==> flow/design.v <==
localparam  [31: 0] NOP        = 32'h0000_0013;      
localparam  [ 6: 0] LUI     = 7'b0110111,         
                    JAL     = 7'b1101111,         
                    JALR    = 7'b1100111,         
                    BRANCH  = 7'b1100011,         
                    LOAD    = 7'b0000011,         
                    STORE   = 7'b0100011,         
                    ARITHI  = 7'b0010011,         
                    ARITHR  = 7'b0110011;         
localparam  [ 2: 0] BEQ     = 3'b000,
                    BNE     = 3'b001,
                    BLT     = 3'b100,
                    BGE     = 3'b101,
                    BLTU    = 3'b110,
                    BGEU    = 3'b111;
localparam  [ 2: 0] LB      = 3'b000,
                    LH      = 3'b001,
                    LW      = 3'b010,
                    LBU     = 3'b100,
                    LHU     = 3'b101;
localparam  [ 2: 0] SB      = 3'b000,
                    SH      = 3'b001,
                    SW      = 3'b010;
localparam  [ 2: 0] ADD     = 3'b000,     
                    SLL     = 3'b001,
                    SLT     = 3'b010,
                    SLTU    = 3'b011,
                    XOR     = 3'b100,
                    SR      = 3'b101,     
                    OR      = 3'b110,
                    AND     = 3'b111;
`timescale 1ns/1ps
module execute
#(
	parameter [31:0] RESET = 32'h0000_0000
)
(
	input clk,
	input reset,
	input  [31:0] reg_rdata1,
	input  [31:0] reg_rdata2,
	input  [31:0] execute_imm,
	input  [31:0] pc,
	input  [31:0] fetch_pc,
	input     	immediate_sel,
	input     	mem_write,
	input     	jal,
	input     	jalr,
	input     	lui,
	input     	alu,
	input     	branch,
	input     	arithsubtype,
	input     	mem_to_reg,
	input     	stall_read,
	input  [4:0]  dest_reg_sel,
	input  [2:0]  alu_op,
	input  [1:0]  dmem_raddr,
	input     	wb_branch_i,
	input     	wb_branch_nxt_i,
	output [31:0] alu_operand1,
	output [31:0] alu_operand2,
	output [31:0] write_address,
	output    	branch_stall,
	output reg [31:0] next_pc,
	output reg    	branch_taken,
	output [31:0] wb_result,
	output    	wb_mem_write,
	output    	wb_alu_to_reg,
	output [4:0]  wb_dest_reg_sel,
	output    	wb_branch,
	output    	wb_branch_nxt,
	output    	wb_mem_to_reg,
	output [1:0]  wb_read_address,
	output [2:0]  mem_alu_operation
);
localparam  [31: 0] NOP        = 32'h0000_0013;      
localparam  [ 6: 0] LUI     = 7'b0110111,         
                    JAL     = 7'b1101111,         
                    JALR    = 7'b1100111,         
                    BRANCH  = 7'b1100011,         
                    LOAD    = 7'b0000011,         
                    STORE   = 7'b0100011,         
                    ARITHI  = 7'b0010011,         
                    ARITHR  = 7'b0110011;         
localparam  [ 2: 0] BEQ     = 3'b000,
                    BNE     = 3'b001,
                    BLT     = 3'b100,
                    BGE     = 3'b101,
                    BLTU    = 3'b110,
                    BGEU    = 3'b111;
localparam  [ 2: 0] LB      = 3'b000,
                    LH      = 3'b001,
                    LW      = 3'b010,
                    LBU     = 3'b100,
                    LHU     = 3'b101;
localparam  [ 2: 0] SB      = 3'b000,
                    SH      = 3'b001,
                    SW      = 3'b010;
localparam  [ 2: 0] ADD     = 3'b000,     
                    SLL     = 3'b001,
                    SLT     = 3'b010,
                    SLTU    = 3'b011,
                    XOR     = 3'b100,
                    SR      = 3'b101,     
                    OR      = 3'b110,
                    AND     = 3'b111;
reg  [31:0] ex_result;
wire [32:0] ex_result_subs;
wire [32:0] ex_result_subu;
wire [31:0] ex_result_sra = $signed(alu_operand1) >>> alu_operand2[4:0];
assign alu_operand1 = reg_rdata1;
assign alu_operand2 = immediate_sel ? execute_imm : reg_rdata2;  
assign ex_result_subs =
	{alu_operand1[31], alu_operand1} -
	{alu_operand2[31], alu_operand2};
assign ex_result_subu = $unsigned(alu_operand1) - $unsigned(alu_operand2);
assign write_address = alu_operand1 + execute_imm;
assign branch_stall  = wb_branch_nxt_i || wb_branch_i;
always @(*) begin
	next_pc  	= fetch_pc + 4;
	branch_taken = !branch_stall;
	case (1'b1)
    	jal  : next_pc = pc + execute_imm;
    	jalr : next_pc = alu_operand1 + execute_imm;
    	branch: begin
        	case (alu_op)
            	BEQ:  begin
                	next_pc = (ex_result_subs == 0)
                          	? pc + execute_imm
                          	: fetch_pc + 4;
                	if (ex_result_subs != 0)
                    	branch_taken = 1'b0;
            	end
            	BNE:  begin
					next_pc = (ex_result_subs != 0)
                          	? pc + execute_imm
                          	: fetch_pc + 4;
					if (ex_result_subs == 0)
                    	branch_taken = 1'b0;
            	end
            	BLT:  begin
                	next_pc = ex_result_subs[32]
                          	? pc + execute_imm
                          	: fetch_pc + 4;
                	if (!ex_result_subs[32])
                    	branch_taken = 1'b0;
            	end
            	BGE:  begin
                	next_pc = !ex_result_subs[32]
                          	? pc + execute_imm
                          	: fetch_pc + 4;
                	if (ex_result_subs[32])
                    	branch_taken = 1'b0;
            	end
            	BLTU: begin
                	next_pc = ex_result_subu[32]
                          	? pc + execute_imm
                          	: fetch_pc + 4;
                	if (!ex_result_subu[32])
                    	branch_taken = 1'b0;
            	end
            	BGEU: begin
                	next_pc = !ex_result_subu[32]
                          	? pc + execute_imm
                          	: fetch_pc + 4;
                	if (ex_result_subu[32])
                    	branch_taken = 1'b0;
            	end
            	default: next_pc = fetch_pc;  
        	endcase
    	end
    	default: begin     	 
        	next_pc  	= fetch_pc + 4;
        	branch_taken = 1'b0;
    	end
	endcase
end
always @(*) begin
	case (1'b1)
    	mem_write: ex_result = alu_operand2;
    	jal,
    	jalr:  	ex_result = pc + 4;
    	lui:   	ex_result = execute_imm;
    	alu: begin
        	case (alu_op)
            	ADD : ex_result =
                  	arithsubtype
                  	? alu_operand1 - alu_operand2
                  	: alu_operand1 + alu_operand2;
            	SLL : ex_result = alu_operand1 << alu_operand2[4:0];  
            	SLT : ex_result = ex_result_subs[32];
				SLTU: ex_result = ($unsigned(alu_operand1) < $unsigned(alu_operand2)) ? 1 : 0;  
            	XOR : ex_result = alu_operand1 ^ alu_operand2;
            	SR  : ex_result =
                  	arithsubtype
                  	? ex_result_sra
                  	: alu_operand1 >> alu_operand2[4:0];
            	OR  : ex_result = alu_operand1 | alu_operand2;
            	AND : ex_result = alu_operand1 & alu_operand2;
            	default: ex_result = 'hx;
        	endcase
    	end
    	default: ex_result = 'hx;
	endcase
end
ex_mem_wb_reg u_ex_mem_wb (
	.clk        	(clk),
	.reset_n    	(reset),
	.stall_n    	(stall_read),
	.ex_result  	(ex_result),
	.mem_write  	(mem_write && !branch_stall),
	.alu_to_reg 	(alu | lui | jal |
                  	jalr | mem_to_reg),
	.dest_reg_sel   (dest_reg_sel),
	.branch_taken   (branch_taken),
	.mem_to_reg 	(mem_to_reg),
	.read_address   (dmem_raddr),
	.alu_operation  (alu_op),
	.ex_mem_result    	(wb_result),
	.ex_mem_mem_write 	(wb_mem_write),
	.ex_mem_alu_to_reg	(wb_alu_to_reg),
	.ex_mem_dest_reg_sel  (wb_dest_reg_sel),
	.ex_mem_branch    	(wb_branch),
	.ex_mem_branch_nxt	(wb_branch_nxt),
	.ex_mem_mem_to_reg	(wb_mem_to_reg),
	.ex_mem_read_address  (wb_read_address),
	.ex_mem_alu_operation (mem_alu_operation)
);
endmodule
module ex_mem_wb_reg (
	input     	clk,
	input     	reset_n,
	input     	stall_n,
	input  [31:0] ex_result,
	input     	mem_write,
	input     	alu_to_reg,
	input  [4:0]  dest_reg_sel,
	input     	branch_taken,
	input     	mem_to_reg,
	input  [1:0]  read_address,
	input  [2:0]  alu_operation,
	output reg [31:0] ex_mem_result,
	output reg    	ex_mem_mem_write,
	output reg    	ex_mem_alu_to_reg,
	output reg [4:0]  ex_mem_dest_reg_sel,
	output reg    	ex_mem_branch,
	output reg    	ex_mem_branch_nxt,
	output reg    	ex_mem_mem_to_reg,
	output reg [1:0]  ex_mem_read_address,
	output reg [2:0]  ex_mem_alu_operation
);
always @(posedge clk or negedge reset_n) begin
	if (!reset_n) begin
    	ex_mem_result     	<= 32'h0;
    	ex_mem_mem_write  	<= 1'b0;
    	ex_mem_alu_to_reg 	<= 1'b0;
    	ex_mem_dest_reg_sel   <= 5'h0;
    	ex_mem_branch     	<= 1'b0;
    	ex_mem_branch_nxt 	<= 1'b0;
    	ex_mem_mem_to_reg 	<= 1'b0;
    	ex_mem_read_address   <= 2'h0;
    	ex_mem_alu_operation  <= 3'h0;
	end
	else if (!stall_n) begin
    	ex_mem_result     	<= ex_result;
    	ex_mem_mem_write  	<= mem_write;
    	ex_mem_alu_to_reg 	<= alu_to_reg;
    	ex_mem_dest_reg_sel   <= dest_reg_sel;
    	ex_mem_branch     	<= branch_taken;
    	ex_mem_branch_nxt 	<= ex_mem_branch;   
    	ex_mem_mem_to_reg 	<= mem_to_reg;
    	ex_mem_read_address   <= read_address;
    	ex_mem_alu_operation  <= alu_operation;
	end
end
endmodule
Step by step through the tools: execute
What the tools print for execute, step after step. Line numbers count from 1 in the design file above. Library cell names are shortened. The mark -- stands for no value.

Top: execute. Clock port: clk. Library: sky130hd. Library corner: tt_025C_1v80.

Elaborated design
Yosys after proc, flatten, opt, wreduce and memory -nomap, before mapping. Memory bits, and registers merged into a memory's read port (data or address), are not among the register bits. Print and check cells are not counted.

The entry for flip-flop bits (word level) reads 47. The figure for bits of input ports is 184. For output and inout bits the number is 177. Under word-level cells stands 71.

The entry for add/subtract/negate cells reads 8. The figure for $lt $le $gt $ge is 1. For equality and inequality tests the number is 7. The figure for shift operators is 3. For mux-type cells the number is 29. For bitwise gates (word level) the number is 7. Under reduce/logical cells stands 7.

Operators with widths (number): 32-bit 2-to-1 mux (16); 32-bit parallel mux with 8-bit select (1); 32-bit parallel mux with 6-bit select (1); 32-bit adder (3); 32-bit by 32-bit subtractor with 33-bit output (2); 32-bit by 3-bit adder with 32-bit output with constant B (2); 33-bit zero test (1); 33-bit nonzero test (1); 32-bit subtractor (1); 32-bit less-than comparator (1); 32-bit bitwise AND (1); 32-bit bitwise OR (1); 32-bit XOR (1); 32-bit by 5-bit << shifter with 32-bit output (1); 32-bit by 5-bit >> shifter with 32-bit output (1); 32-bit by 5-bit >>> shifter with 32-bit output (1); 3-bit == test with constant B (4); 1-bit 2-to-1 mux (10); 3-bit by 2-bit == test with 1-bit output with constant B (2); 1-bit parallel mux with 6-bit select (1); 1-bit bitwise OR (4); 3-bit by 1-bit == test with 1-bit output with constant B (1); 3-bit zero test (1); 2-bit OR reduction (1); 1-bit logical AND (1); 1-bit logical OR (1); 1-bit zero test (1).

Depth
Longest topological path by Yosys (ltp), each cell counted once; first at word level (registers and memories cut), then after technology mapping (sequential cells cut; the memories' decode and read muxes count).

For word-level depth the number is 8. The entry for ABC_AREA reads 0. Mapped depth: 23. The figure for mapped depth without buffers is 18.

Netlist
Yosys stat after the flow's synthesis: flattened, memories mapped to cells. It holds for the ABC_AREA given above (unset counts as 0); a run with the other value may have another netlist.

For mapped cells the number is 2640. The figure for synthesis area is 0.0179822 mm². The entry for sequential area reads 0.0011761 mm². The entry for flip-flops reads 47. The figure for buffer cells is 196.

Cell types: ha_1 (number 161, area in all 2.01E+03 µm²); a21oi_1 (number 292, area in all 1.46E+03 µm²); dfrtp_1 (number 47, area in all 1.18E+03 µm²); o21ai_0 (number 215, area in all 1.08E+03 µm²); nor2_1 (number 271, area in all 1.02E+03 µm²); mux2i_1 (number 90, area in all 900.864 µm²); nand2_1 (number 230, area in all 863.328 µm²); xnor2_1 (number 93, area in all 814.531 µm²); mux4_2 (number 25, area in all 563.04 µm²); o211ai_1 (number 70, area in all 525.504 µm²); clkbuf_1 (number 123, area in all 461.693 µm²); inv_1 (number 123, area in all 461.693 µm²); a21o_1 (number 57, area in all 427.91 µm²); xor2_1 (number 42, area in all 367.853 µm²); nand3_1 (number 69, area in all 345.331 µm²); a211oi_1 (number 36, area in all 270.259 µm²); mux2_2 (number 24, area in all 270.259 µm²); buf_4 (number 32, area in all 240.23 µm²).

Other cell types: 85; their cells: 640. By module: a second synthesis without flattening, with its own total; a netlist apart from the flattened one above.

Under cells (unflattened synthesis) stands 2600. The entry for area (unflattened synthesis) reads 0.0179522 mm².

Rows give one instance, submodules left out.

Modules: execute (times used 1, cells 2501, area 0.0160842 mm², sequential area 0 mm²); ex_mem_wb_reg (times used 1, cells 99, area 0.001868 mm², sequential area 0.0011761 mm²).

Timing after synthesis
Path of least setup slack by OpenSTA after synthesis, without wires, with an ideal clock, recovery checks aside; 20% of the period is set as input and as output delay. Where synthesis merged equal registers, the netlist keeps one of their names.

Kind: input -> output. Start point: input immediate_sel. End point: output next_pc[7]. Under clock period stands 12.0 ns. The figure for external input delay is 2.400 ns. Under output delay stands 2.400 ns. The figure for launch time at the first pin is 2.400 ns. The figure for arrival is 7.721 ns. For data required time the number is 9.600 ns. Setup slack: 1.879 ns. The entry for path delay reads 5.321 ns. For stages the number is 22. The entry for path buffers reads 6. For synthesis period reached the number is 10.121 ns.

"path delay" = arrival - input delay + setup time. At an output port there is no setup time. "stages": output pins that drive a net of the path, with the launching flip-flop's if there is one; two outputs of one cell count as two. "synthesis period reached" is the clock period less the worst setup slack; recovery checks do not enter. This is arithmetic on one report: input and output delays are still those of the set period (20% each). Between the ends stands the longest chain of elaborated cells between them, by number of cells; it is not shown to be the way that was timed. Of several equally long chains one is given. A line is the first line of the expression or statement that the cell stems from. Yosys adds cells for indexed reads and writes and turns some case tables into memories.

Cells stage by stage: buf_2 mux2i_1 inv_1 clkbuf_1 clkbuf_1 clkbuf_1 buf_1 ha_1 fa_1 o21bai_2 a211oi_4 o21ai_4 a2111oi_4 nor3_1 a311o_1 nor4_1 and4b_1 mux2_2 o21ai_2 buf_2 a21oi_1 o311ai_1. The figure for cells in the longest elaborated chain is 8. For elaborated cells between the ends (all ways) the number is 15. Classes of those cells: add/sub: 2; mux: 11; reduce/logical: 2.

Ends and longest elaborated chain, post-synthesis: from (decl) (RTL line 45) `input immediate_sel,`; 32-bit 2-to-1 mux (RTL line 112) `assign alu_operand2 = immediate_sel ? execute_imm : reg_rdata2;`; 32-bit by 32-bit subtractor with 33-bit output (RTL line 114) `{alu_operand1[31], alu_operand1} -`; 33-bit nonzero test (RTL line 135) `next_pc = (ex_result_subs != 0)`; 32-bit 2-to-1 mux (RTL line 135); 32-bit parallel mux with 6-bit select (RTL line 126) `case (alu_op)`; 32-bit 2-to-1 mux (3 in a row) (RTL line 122) `case (1'b1)`; to (decl) (RTL line 64) `output reg [31:0] next_pc,`.

Some nets on the timed path still bear RTL names; the line given drives or declares the net.

Named nets, post-synthesis (RTL line): alu_operand2[0] (112).

Worst path after layout
Path of least setup slack in the final report of run 1 (OpenROAD, finished layout, wires in). Where an end is a register, its clock arrival counts in the times.

Kind: input -> output. Start point: input execute_imm[10]. End point: output next_pc[23]. Under clock period stands 12.0 ns. The figure for external input delay is 2.40 ns. Under output delay stands 2.40 ns. The figure for launch time at the first pin is 2.40 ns. The figure for arrival is 8.96 ns. For data required time the number is 9.60 ns. Setup slack: 0.64 ns. For stages the number is 19. The entry for path buffers reads 4.

Between the ends stands the longest chain of elaborated cells between them, by number of cells; it is not shown to be the way that was timed. Of several equally long chains one is given.

Cells stage by stage: clkdlybuf4s50_1 mux2i_1 ha_1 nor2b_1 nor2_1 o31ai_1 a2111oi_0 nor4b_1 buf_4 o2111ai_1 nor4_1 and4b_1 mux2i_1 nand2_1 a21oi_1 buf_4 a21oi_1 o21ai_0 clkdlybuf4s50_1. The figure for cells in the longest elaborated chain is 8. For elaborated cells between the ends (all ways) the number is 17. Classes of those cells: add/sub: 4; mux: 11; reduce/logical: 2.

Ends and longest elaborated chain, after layout: from (decl) (RTL line 42) `input [31:0] execute_imm,`; 32-bit 2-to-1 mux (RTL line 112) `assign alu_operand2 = immediate_sel ? execute_imm : reg_rdata2;`; 32-bit by 32-bit subtractor with 33-bit output (RTL line 114) `{alu_operand1[31], alu_operand1} -`; 33-bit nonzero test (RTL line 135) `next_pc = (ex_result_subs != 0)`; 32-bit 2-to-1 mux (RTL line 135); 32-bit parallel mux with 6-bit select (RTL line 126) `case (alu_op)`; 32-bit 2-to-1 mux (3 in a row) (RTL line 122) `case (1'b1)`; to (decl) (RTL line 64) `output reg [31:0] next_pc,`.

Measured results for execute: 4 stored runs of the Yosys and OpenROAD flow on sky130hd. The settings differ; the order carries no meaning. The constraints put input and output delay at 20% of the set period each and load the outputs with 0.01 pF. "reached clock period" = clock period - worst setup slack. The figure is calculated, with input and output delays left at 20% of the set period. "time used up by the worst setup path" is the time allowed to the run's worst setup path (the clock period less input and output delay, where it has them) less its slack. Clock arrival times count: a late capture clock shortens it, a late launch clock lengthens it. "total power after layout": no workload was simulated; the value follows from the tool's default switching activity.

Run 1 has these settings: CORE_UTILIZATION 40; period_ns 12.0; CAP_MARGIN 20; CORE_MARGIN 2; SLEW_MARGIN 20. For the post-route setup TNS the run shows 0.000 ns. For the utilization after layout the run shows 0.506. The reached clock period reads 11.358 ns. The area inside the die boundary reads 0.0466668 mm². The total power after layout stands at 1,843 uW. The worst hold slack in the final report stands at 0.501 ns. The standard-cell area after layout reads 0.0224465 mm². The setup slack of the worst path stands at 0.642 ns. The chip area in the Yosys report comes to 0.0179822 mm². For the time used up by the worst setup path the run shows 6.56 ns. Critical path type: input -> output.

Run 2 has these settings: CORE_MARGIN 10; CORE_UTILIZATION 40; GPL_TIMING_DRIVEN 0; MAX_ROUTING_LAYER met4; period_ns 7.89; CAP_MARGIN 20; SLEW_MARGIN 20. For the post-route setup TNS the run shows -2.369 ns. For the utilization after layout the run shows 0.585. The reached clock period reads 8.120 ns. The area inside the die boundary reads 0.0538356 mm². The total power after layout stands at 3,305 uW. The worst hold slack in the final report stands at 0.503 ns. The standard-cell area after layout reads 0.0259224 mm². The setup slack of the worst path stands at -0.230 ns. The chip area in the Yosys report comes to 0.0179822 mm². For the time used up by the worst setup path the run shows 4.96 ns. Critical path type: input -> output.

Run 3 has these settings: CORE_UTILIZATION 40; period_ns 11.5; CAP_MARGIN 20; CORE_MARGIN 2; SLEW_MARGIN 20. For the post-route setup TNS the run shows 0.000 ns. For the utilization after layout the run shows 0.509. The reached clock period reads 11.112 ns. The area inside the die boundary reads 0.0466668 mm². The total power after layout stands at 1,908 uW. The worst hold slack in the final report stands at 0.495 ns. The standard-cell area after layout reads 0.0225441 mm². The setup slack of the worst path stands at 0.388 ns. The chip area in the Yosys report comes to 0.0179822 mm². For the time used up by the worst setup path the run shows 6.51 ns. Critical path type: input -> output.

Run 4 has these settings: ABC_AREA 1; CELL_PAD_IN_SITES_DETAIL_PLACEMENT 1; CORE_UTILIZATION 24; CTS_CLUSTER_SIZE 35; MIN_ROUTING_LAYER met2; period_ns 10.7; CAP_MARGIN 20; CORE_MARGIN 2; SLEW_MARGIN 20. For the post-route setup TNS the run shows 0.000 ns. For the utilization after layout the run shows 0.306. The reached clock period reads 10.494 ns. The area inside the die boundary reads 0.0823288 mm². The total power after layout stands at 2,239 uW. The worst hold slack in the final report stands at 0.483 ns. The standard-cell area after layout reads 0.0242282 mm². The setup slack of the worst path stands at 0.206 ns. The chip area in the Yosys report comes to 0.0192122 mm². For the time used up by the worst setup path the run shows 6.21 ns. Critical path type: input -> output.
